==> flow/design.v <==
module counter_1000(clk,rst,clkout,statechange);
input clk,rst;
output clkout;
output [1:0] statechange;
reg clkout;
reg [9:0] flag1;
reg [1:0] statechange;
always @(posedge clk) 
begin   
    if(rst)
        begin
            flag1<=0;
            clkout<=1'b1;
        end
	else if(flag1<500) 
		begin
			flag1<=flag1+1;
			clkout<=1'b1;
		end 
	else if(flag1<1000)
		begin
			flag1<=flag1+1;
			clkout<=1'b0;
        end
    else if(flag1==1000)
        begin
            flag1<=0;
            clkout<=1'b1;
		end
end
always @(posedge clk)
begin 
    if(rst)
        statechange <= 0;
    else if(flag1==1000)
    begin
        if(statechange<3)
            statechange <= statechange + 1;
        else
            statechange <= 0;
    end
end
endmodule
module TrigSignal(clk_1m,rst,trig);
input clk_1m,rst;
output trig;
reg trig;
reg [16:0]flag1;
always @(posedge clk_1m) 
begin   
    if(rst)
        begin
            flag1<=0;
            trig<=1'b0;
        end
	else if(flag1<15) 
		begin
			flag1<=flag1+1;
			trig<=1'b1;
		end 
	else if(flag1<100000)
		begin
			flag1<=flag1+1;
			trig<=1'b0;
        end
    else if(flag1==100000)
        begin
            flag1<=0;
            trig<=1'b0;
		end
end
endmodule 
module PosCounter(clk_1m,rst,echo,dis_count);
input clk_1m,rst,echo;
output [19:0] dis_count;
reg [19:0] dis_count;
reg [19:0] count;
reg [19:0] countfinal;
always@(posedge clk_1m)
begin 
    if(rst)
    begin
        dis_count <= 0;
        count <= 0;
        countfinal <= 0;
    end
    else if(echo == 1'b1)
    begin
        count <= count+1;
        countfinal <= count;
    end
    else 
    begin
        dis_count <= countfinal *120 >> 6;
        count <= 0;
    end
end 
endmodule  
module Showdigit(in,LED_activating_counter,out1,out2);
input [19:0] in;
input [1:0] LED_activating_counter;
output reg [6:0] out1;
output reg [3:0] out2;
reg [3:0] outnumber;
always @(*)
begin
    case(LED_activating_counter)
    2'b00: 
    begin
        out2 = 4'b0111; 
        outnumber = (in / 10000)%10; 
    end
    2'b01: 
    begin
        out2 = 4'b1011; 
        outnumber = (in / 1000)%10; 
    end
    2'b10: 
    begin
        out2 = 4'b1101; 
        outnumber = ((in / 100)%10); 
    end
    2'b11: 
    begin
        out2 = 4'b1110; 
        outnumber = ((in / 10)%10); 
    end
    default: begin out2 = 4'b1111; outnumber = 4'b0000; end
    endcase
end
always@(*)
begin
    case(outnumber)
    4'b0000: out1 = 7'b0000001;  
    4'b0001: out1 = 7'b1001111;  
    4'b0010: out1 = 7'b0010010;  
    4'b0011: out1 = 7'b0000110;  
    4'b0100: out1 = 7'b1001100;  
    4'b0101: out1 = 7'b0100100;  
    4'b0110: out1 = 7'b0100000;  
    4'b0111: out1 = 7'b0001111;  
    4'b1000: out1 = 7'b0000000;  
    4'b1001: out1 = 7'b0000100;  
    default: out1 = 7'b0000001;  
    endcase
end
endmodule  
module Top(clk, rst, Trig, Echo, distance, sel);
input clk, rst, Echo;
output Trig;
output [6:0] distance;
output [3:0] sel;
wire [19:0] dis;
wire [1:0] state;
wire clk_1k;
counter_1000 u3(.clk(clk), .rst(rst), .clkout(clk_1k), .statechange(state));
TrigSignal u1(.clk_1m(clk), .rst(rst), .trig(Trig));
PosCounter u2(.clk_1m(clk), .rst(rst), .echo(Echo), .dis_count(dis));
Showdigit u4(.in(dis),.LED_activating_counter(state),.out1(distance[6:0]),.out2(sel[3:0]));
endmodule  
; Reports on Top
; Tool output for the design above before and after an edit, in the order of the flow.
; "orig" refers to lines of the RTL above, "edited" to lines of the edited file.
; "delta" is "edited" less "orig", of the values as shown; "change_rel_pct" is that difference over "orig", in percent.
; Cell names lack the library's common part.
; The mark - stands for no value.
[design]
design = Top
clock = clk
library = sky130hd
corner = tt_025C_1v80

; The edit
; The edit as a unified diff against the file above.
; The edit is scripted: it alters the design's behaviour and was not made to optimise anything.
; begin of diff
@@ -119,5 +119,5 @@
     begin
         out2 = 4'b1101; 
-        outnumber = ((in / 100)%10); 
+        outnumber = ((in / 100)&10); 
     end
     2'b11: 
; end of diff

; After elaboration
; Yosys after proc, flatten, opt, wreduce and memory -nomap, before mapping. Memory bits, and registers merged into a memory's read port (data or address), are not among the register bits. Print and check cells are not counted. Equal cells are merged and count once.
; Memory sizes are those after Yosys's memory passes, which may raise the word count (mostly to a power of two), join words into wider ones and drop unused or constant bits.
[bits]
columns = item, orig, edited, delta, change_rel_pct
row1 = reg_bits, 90, 90, 0, 0.00
row2 = mem_bits_ro, 112, 112, 0, 0.00
row3 = memories, 1, 1, 0, 0.00
row4 = inputBits, 3, 3, 0, 0.00
row5 = out_inout_bits, 12, 12, 0, 0.00
row6 = wordCells, 48, 47, -1, -2.08
[classes]
columns = item, orig, edited, delta, change_rel_pct
row1 = add_sub_neg, 4, 4, 0, 0.00
row2 = n_mul, 1, 1, 0, 0.00
row3 = div, 8, 7, -1, -12.50
row4 = compare, 5, 5, 0, 0.00
row5 = n_eq, 5, 5, 0, 0.00
row6 = muxes, 12, 12, 0, 0.00
row7 = n_logic, 1, 1, 0, 0.00
row8 = reduce_logical, 4, 4, 0, 0.00
[memory_table]
columns = item, orig, edited
row1 = mem_shapes, 16x7 r1 w0, 16x7 r1 w0
[ops]
columns = operator, orig, edited, delta, change_rel_pct
row1 = modulo 32 x 4 -> 32 bit (second input constant), 4, 3, -1, -25.00
row2 = two-way mux 1 bit, 3, 3, 0, 0.00
row3 = two-way mux 10 bit, 3, 3, 0, 0.00
row4 = two-way mux 17 bit, 3, 3, 0, 0.00
row5 = == test 2 bit (second input constant), 2, 2, 0, 0.00
row6 = case mux 4 bit (select 4 bit), 2, 2, 0, 0.00
row7 = nonzero test 3 bit, 2, 2, 0, 0.00
row8 = adder 10 x 1 -> 10 bit (second input constant), 1, 1, 0, 0.00
row9 = adder 17 x 1 -> 17 bit (second input constant), 1, 1, 0, 0.00
row10 = adder 2 x 1 -> 2 bit (second input constant), 1, 1, 0, 0.00
row11 = adder 20 x 1 -> 20 bit (second input constant), 1, 1, 0, 0.00
row12 = divider 20 x 10 -> 32 bit (second input constant), 1, 1, 0, 0.00
row13 = divider 20 x 14 -> 32 bit (second input constant), 1, 1, 0, 0.00
row14 = divider 20 x 4 -> 32 bit (second input constant), 1, 1, 0, 0.00
row15 = divider 20 x 7 -> 32 bit (second input constant), 1, 1, 0, 0.00
row16 = == test 10 bit (second input constant), 1, 1, 0, 0.00
row17 = == test 17 bit (second input constant), 1, 1, 0, 0.00
row18 = == test 2 x 1 -> 1 bit (second input constant), 1, 1, 0, 0.00
row19 = zero test 2 bit, 1, 1, 0, 0.00
row20 = less-than comparator 10 bit (second input constant), 1, 1, 0, 0.00
row21 = less-than comparator 10 x 9 -> 1 bit (second input constant), 1, 1, 0, 0.00
row22 = less-than comparator 17 bit (second input constant), 1, 1, 0, 0.00
row23 = less-than comparator 17 x 4 -> 1 bit (second input constant), 1, 1, 0, 0.00
row24 = less-than comparator 2 bit (second input constant), 1, 1, 0, 0.00
row25 = multiplier 20 x 4 -> 23 bit (second input constant), 1, 1, 0, 0.00
row26 = two-way mux 2 bit, 1, 1, 0, 0.00
row27 = inverter 1 bit, 1, 1, 0, 0.00
row28 = OR reduction 2 bit, 1, 1, 0, 0.00

; Depth
; Longest topological path by Yosys (ltp), each cell counted once; first at word level (registers and memories cut), then after technology mapping (sequential cells cut; the memories' decode and read muxes count).
[logic_depth]
columns = item, orig, edited, delta, change_rel_pct
row1 = depth_word, 4, 4, 0, 0.00
row2 = ABC_AREA, 0, 0, -, -
row3 = ltp_mapped, 431, 418, -13, -3.02
row4 = mapped_depth_nobuf, 408, 385, -23, -5.64

; Synthesis result
; Source: synth_stat.txt of the flow (Yosys; design flattened, memories mapped). It holds for the ABC_AREA given above (unset counts as 0); a run with the other value may have another netlist.
[mapped]
columns = item, orig, edited, delta, change_rel_pct
row1 = mapped_cells, 3991, 3917, -74, -1.85
row2 = area_mm2, 0.0278943, 0.027848, -0.0000463, -0.17
row3 = sequential_area_mm2, 0.0018017, 0.0018017, 0.0000000, 0.00
row4 = flip_flops, 90, 90, 0, 0.00
row5 = buf_cells, 146, 155, 9, 6.16
[by_type]
columns = type, orig, edited, delta, change_rel_pct
row1 = nor2_1, 491, 453, -38, -7.74
row2 = clkbuf_1, 114, 90, -24, -21.05
row3 = a21o_1, 68, 45, -23, -33.82
row4 = buf_4, 9, 30, 21, 233.33
row5 = o21ai_0, 179, 159, -20, -11.17
row6 = mux2i_1, 60, 80, 20, 33.33
row7 = and3_1, 50, 34, -16, -32.00
row8 = nor4_1, 21, 35, 14, 66.67
row9 = or2_2, 37, 50, 13, 35.14
row10 = nand2_1, 324, 336, 12, 3.70
row11 = nand2b_1, 39, 27, -12, -30.77
row12 = or4_1, 20, 32, 12, 60.00
row13 = a21oi_1, 283, 272, -11, -3.89
row14 = xor2_1, 73, 84, 11, 15.07
row15 = a21boi_0, 26, 15, -11, -42.31
row16 = nor2b_1, 31, 21, -10, -32.26
row17 = o211ai_1, 54, 45, -9, -16.67
row18 = a211oi_1, 38, 29, -9, -23.68
; Not every row of either side is listed.
; By module: a second synthesis without flattening, with its own total; a netlist apart from the flattened one above.
[hier_totals]
columns = item, orig, edited, delta, change_rel_pct
row1 = hier_cells, 4098, 3882, -216, -5.27
row2 = area_unflattened_mm2, 0.0292956, 0.0274188, -0.0018768, -6.41
; Rows give one instance, submodules left out.
[by_module_orig]
columns = mod, n_inst, n_cells, area_mm2, mod_seq_area_mm2
row1 = Showdigit, 1, 3434, 0.0232836, 0
row2 = PosCounter, 1, 458, 0.0042028, 0.0012012
row3 = TrigSignal, 1, 129, 0.0010998, 0.0003603
row4 = counter_1000, 1, 77, 0.0007094, 0.0002602
row5 = Top, 1, 0, 0, 0
[by_module_edited]
columns = mod, n_inst, n_cells, area_mm2, mod_seq_area_mm2
row1 = Showdigit, 1, 3218, 0.0214068, 0
row2 = PosCounter, 1, 458, 0.0042028, 0.0012012
row3 = TrigSignal, 1, 129, 0.0010998, 0.0003603
row4 = counter_1000, 1, 77, 0.0007094, 0.0002602
row5 = Top, 1, 0, 0, 0

; Path before layout
; Path of least setup slack by OpenSTA after synthesis, without wires, with an ideal clock, recovery checks aside; 20% of the period is set as input and as output delay. Where synthesis merged equal registers, the netlist keeps one of their names.
[synth_timing]
columns = item, orig, edited, delta, change_rel_pct
row1 = path_kind, register to output, register to output, -, -
row2 = startpoint, reg u3.statechange[0], reg u3.statechange[0], -, -
row3 = endpoint, out distance[2], out distance[0], -, -
row4 = tclk_ns, 1000.0, 1000.0, 0.0, 0.00
row5 = output_delay_ns, 200.000, 200.000, 0.000, 0.00
row6 = t_first_pin_ns, 0.000, 0.000, 0.000, -
row7 = t_arrival_ns, 80.856, 82.256, 1.400, 1.73
row8 = t_required_ns, 800.000, 800.000, 0.000, 0.00
row9 = path_slack_ns, 719.144, 717.744, -1.400, -
row10 = delay_ns, 80.856, 82.256, 1.400, 1.73
row11 = path_stages, 415, 397, -18, -4.34
row12 = path_buffers, 35, 40, 5, 14.29
row13 = period_less_setup_slack_ns, 280.856, 282.256, 1.400, 0.50
; "delay_ns" = arrival - input delay + setup time.
; A path that ends at an output port has no setup time.
; "path_stages" counts driving pins, that of a launching flip-flop among them; a cell with two outputs on the path counts twice.
; "period_less_setup_slack_ns" = period - worst setup slack (recovery checks aside). The figure is calculated, with input and output delays left at 20% of the set period.
; A register here has more assigning lines than the two given.
[synth_via_orig]
cell_sequence = dfxtp_1 -> inv_1 -> ha_1 -> clkbuf_1 -> inv_1 -> nand2_1 -> ha_1 -> and4b_1 -> nand4_1 -> o21a_1 -> nand2_1 -> nand2_1 -> ha_1 -> and3_1 -> nand4_1 -> o21ai_1 -> clkbuf_1 -> mux2_2 -> (+379 left out) -> o21ai_0 -> nand2b_1 -> a21oi_1 -> nor2b_1 -> o21ai_0 -> nand2b_1 -> a21oi_1 -> nor2b_1 -> o21ai_0 -> nand2b_1 -> a21oi_1 -> nand2_1 -> o211ai_1 -> a31o_2 -> inv_1 -> ha_1 -> nand4bb_1 -> o221ai_1
cone_cells = 6
lines_between = 2
classes_between = 3 x eq/ne; 1 x mux; 1 x reduce/logical; 1 x memory
[synth_rtl_orig]
columns = item, line
row1 = "start, declared", 4  ; output [1:0] statechange;
row2 = "start, assigned", 34  ; statechange <= 0;
row3 = "start, assigned", 38  ; statechange <= statechange + 1;
row4 = "end, declared", 151  ; output [6:0] distance;
; orig: No chain of elaborated cells between the ends is given.
[synth_via_edited]
cell_sequence = dfxtp_1 -> inv_1 -> ha_1 -> buf_4 -> inv_1 -> nand2_1 -> ha_1 -> o211ai_1 -> a31oi_1 -> a31o_1 -> buf_4 -> mux2_2 -> ha_1 -> o21a_1 -> o221ai_1 -> and3_1 -> or3_1 -> ha_1 -> (+361 left out) -> o21ai_0 -> nand2b_1 -> a21oi_1 -> nor2b_1 -> o21ai_0 -> nand2b_1 -> a21oi_1 -> a21boi_2 -> o41ai_2 -> a21o_1 -> xnor2_1 -> ha_1 -> nor2_1 -> nor2_1 -> a31o_2 -> and2_1 -> a2111oi_0 -> a311oi_1
cone_cells = 6
lines_between = 2
classes_between = 3 x eq/ne; 1 x mux; 1 x reduce/logical; 1 x memory
[synth_rtl_edited]
columns = item, line
row1 = "start, declared", 4  ; output [1:0] statechange;
row2 = "start, assigned", 34  ; statechange <= 0;
row3 = "start, assigned", 38  ; statechange <= statechange + 1;
row4 = "end, declared", 151  ; output [6:0] distance;
; edited: No chain of elaborated cells between the ends is given.

; Worst path after layout
; From the final timing report of each run of set A: the path of least setup slack in the routed layout; clock arrival at registers is part of the times.
[layout_timing]
columns = item, orig, edited, delta, change_rel_pct
row1 = path_kind, register to output, register to output, -, -
row2 = startpoint, reg u3.statechange[0], reg u3.statechange[0], -, -
row3 = endpoint, out distance[2], out distance[0], -, -
row4 = tclk_ns, 1000.0, 1000.0, 0.0, 0.00
row5 = output_delay_ns, 200.00, 200.00, 0.00, 0.00
row6 = t_first_pin_ns, 0.35, 0.36, 0.01, 2.86
row7 = t_arrival_ns, 90.81, 88.60, -2.21, -2.43
row8 = t_required_ns, 800.00, 800.00, 0.00, 0.00
row9 = path_slack_ns, 709.19, 711.40, 2.21, -
row10 = path_stages, 378, 364, -14, -3.70
row11 = path_buffers, 4, 5, 1, 25.00
; A register here has more assigning lines than the two given.
[layout_via_orig]
cell_sequence = dfxtp_1 -> inv_1 -> ha_2 -> buf_4 -> clkinv_1 -> ha_1 -> o21ai_0 -> nor2_1 -> ha_1 -> and4b_1 -> nand4_1 -> o21ai_0 -> nand2_1 -> nand2_1 -> ha_1 -> and3_1 -> nand4_1 -> o21ai_1 -> (+342 left out) -> a21oi_1 -> o41a_2 -> or4b_1 -> or4_1 -> nor3b_1 -> xnor2_1 -> ha_1 -> nor2_1 -> nand4_1 -> a311o_1 -> or4_1 -> a2111oi_0 -> a31o_2 -> inv_1 -> ha_1 -> nand4bb_1 -> o221ai_1 -> clkdlybuf4s50_1
cone_cells = 6
lines_between = 2
classes_between = 3 x eq/ne; 1 x mux; 1 x reduce/logical; 1 x memory
[layout_rtl_orig]
columns = item, line
row1 = "start, declared", 4  ; output [1:0] statechange;
row2 = "start, assigned", 34  ; statechange <= 0;
row3 = "start, assigned", 38  ; statechange <= statechange + 1;
row4 = "end, declared", 151  ; output [6:0] distance;
; orig: No chain of elaborated cells between the ends is given.
[layout_via_edited]
cell_sequence = dfxtp_1 -> inv_1 -> ha_4 -> inv_2 -> buf_4 -> ha_1 -> o211ai_1 -> a31oi_1 -> a31o_1 -> mux2_2 -> ha_1 -> o21a_1 -> o221ai_1 -> and3_1 -> or3_1 -> ha_1 -> or3_1 -> o221a_1 -> (+328 left out) -> nand2b_1 -> a21oi_1 -> nor2b_1 -> o21ai_0 -> nand2b_1 -> a21oi_1 -> a21boi_2 -> o41ai_2 -> a21o_1 -> xnor2_1 -> ha_1 -> nor2_1 -> nor2_1 -> a31o_2 -> and2_1 -> a2111oi_0 -> a311oi_1 -> clkdlybuf4s50_1
cone_cells = 6
lines_between = 2
classes_between = 3 x eq/ne; 1 x mux; 1 x reduce/logical; 1 x memory
[layout_rtl_edited]
columns = item, line
row1 = "start, declared", 4  ; output [1:0] statechange;
row2 = "start, assigned", 34  ; statechange <= 0;
row3 = "start, assigned", 38  ; statechange <= statechange + 1;
row4 = "end, declared", 151  ; output [6:0] distance;
; edited: No chain of elaborated cells between the ends is given.

; Layout results
; Both versions went through the flow (Yosys, OpenROAD) with the same settings in each pair. Constraints: input delay and output delay 20% of the set period each, output load 0.01 pF.
[flow_settings_set_A]
CORE_UTILIZATION = 40
PLACE_DENSITY = 0.6
period_ns = 1000.0
CAP_MARGIN = 20
CORE_MARGIN = 2
SLEW_MARGIN = 20
[measured_set_A]
columns = item, orig, edited, delta, change_rel_pct
row1 = post_synth_area_mm2, 0.0278943, 0.027848, -0.0000463, -0.17
row2 = total_die_area_mm2, 0.0718642, 0.0717463, -0.0001179, -0.16
row3 = final_stdcell_area_mm2, 0.0291867, 0.028924, -0.0002627, -0.90
row4 = final_util_pct, 42.4, 42.1, -0.3, -
row5 = ws_setup_ns, 709.194, 711.402, 2.208, -
row6 = final_setup_tns_ns, 0.000, 0.000, 0.000, -
row7 = timing.hold.ws_ns, 0.474, 0.487, 0.013, -
row8 = power.total_uw, 7.6, 12.8, 5.2, 68.42
row9 = achieved_period_ns, 290.806, 288.598, -2.208, -0.76
[flow_settings_set_B]
ABC_AREA = 0
CAP_MARGIN = 35
CORE_MARGIN = 6
CORE_UTILIZATION = 52
CTS_CLUSTER_DIAMETER = 47
GPL_ROUTABILITY_DRIVEN = 1
PLACE_DENSITY_LB_ADDON = 0.29
SETUP_SLACK_MARGIN = 5.0
period_ns = 188.0
SLEW_MARGIN = 20
[measured_set_B]
columns = item, orig, edited, delta, change_rel_pct
row1 = post_synth_area_mm2, 0.0278943, 0.027848, -0.0000463, -0.17
row2 = total_die_area_mm2, 0.0593458, 0.0592509, -0.0000949, -0.16
row3 = final_stdcell_area_mm2, 0.028899, 0.0286525, -0.0002465, -0.85
row4 = final_util_pct, 54.8, 54.3, -0.5, -
row5 = ws_setup_ns, 59.671, 61.546, 1.875, -
row6 = final_setup_tns_ns, 0.000, 0.000, 0.000, -
row7 = timing.hold.ws_ns, 0.460, 0.479, 0.019, -
row8 = power.total_uw, 40.6, 69, 28.4, 69.95
row9 = achieved_period_ns, 128.329, 126.454, -1.875, -1.46
; "achieved_period_ns" is the run's clock period less its worst setup slack. It is reckoned from that one timing run; input and output delays stay at 20% of the period that was set.
; "power.total_uw": no workload was simulated; the value follows from the tool's default switching activity.
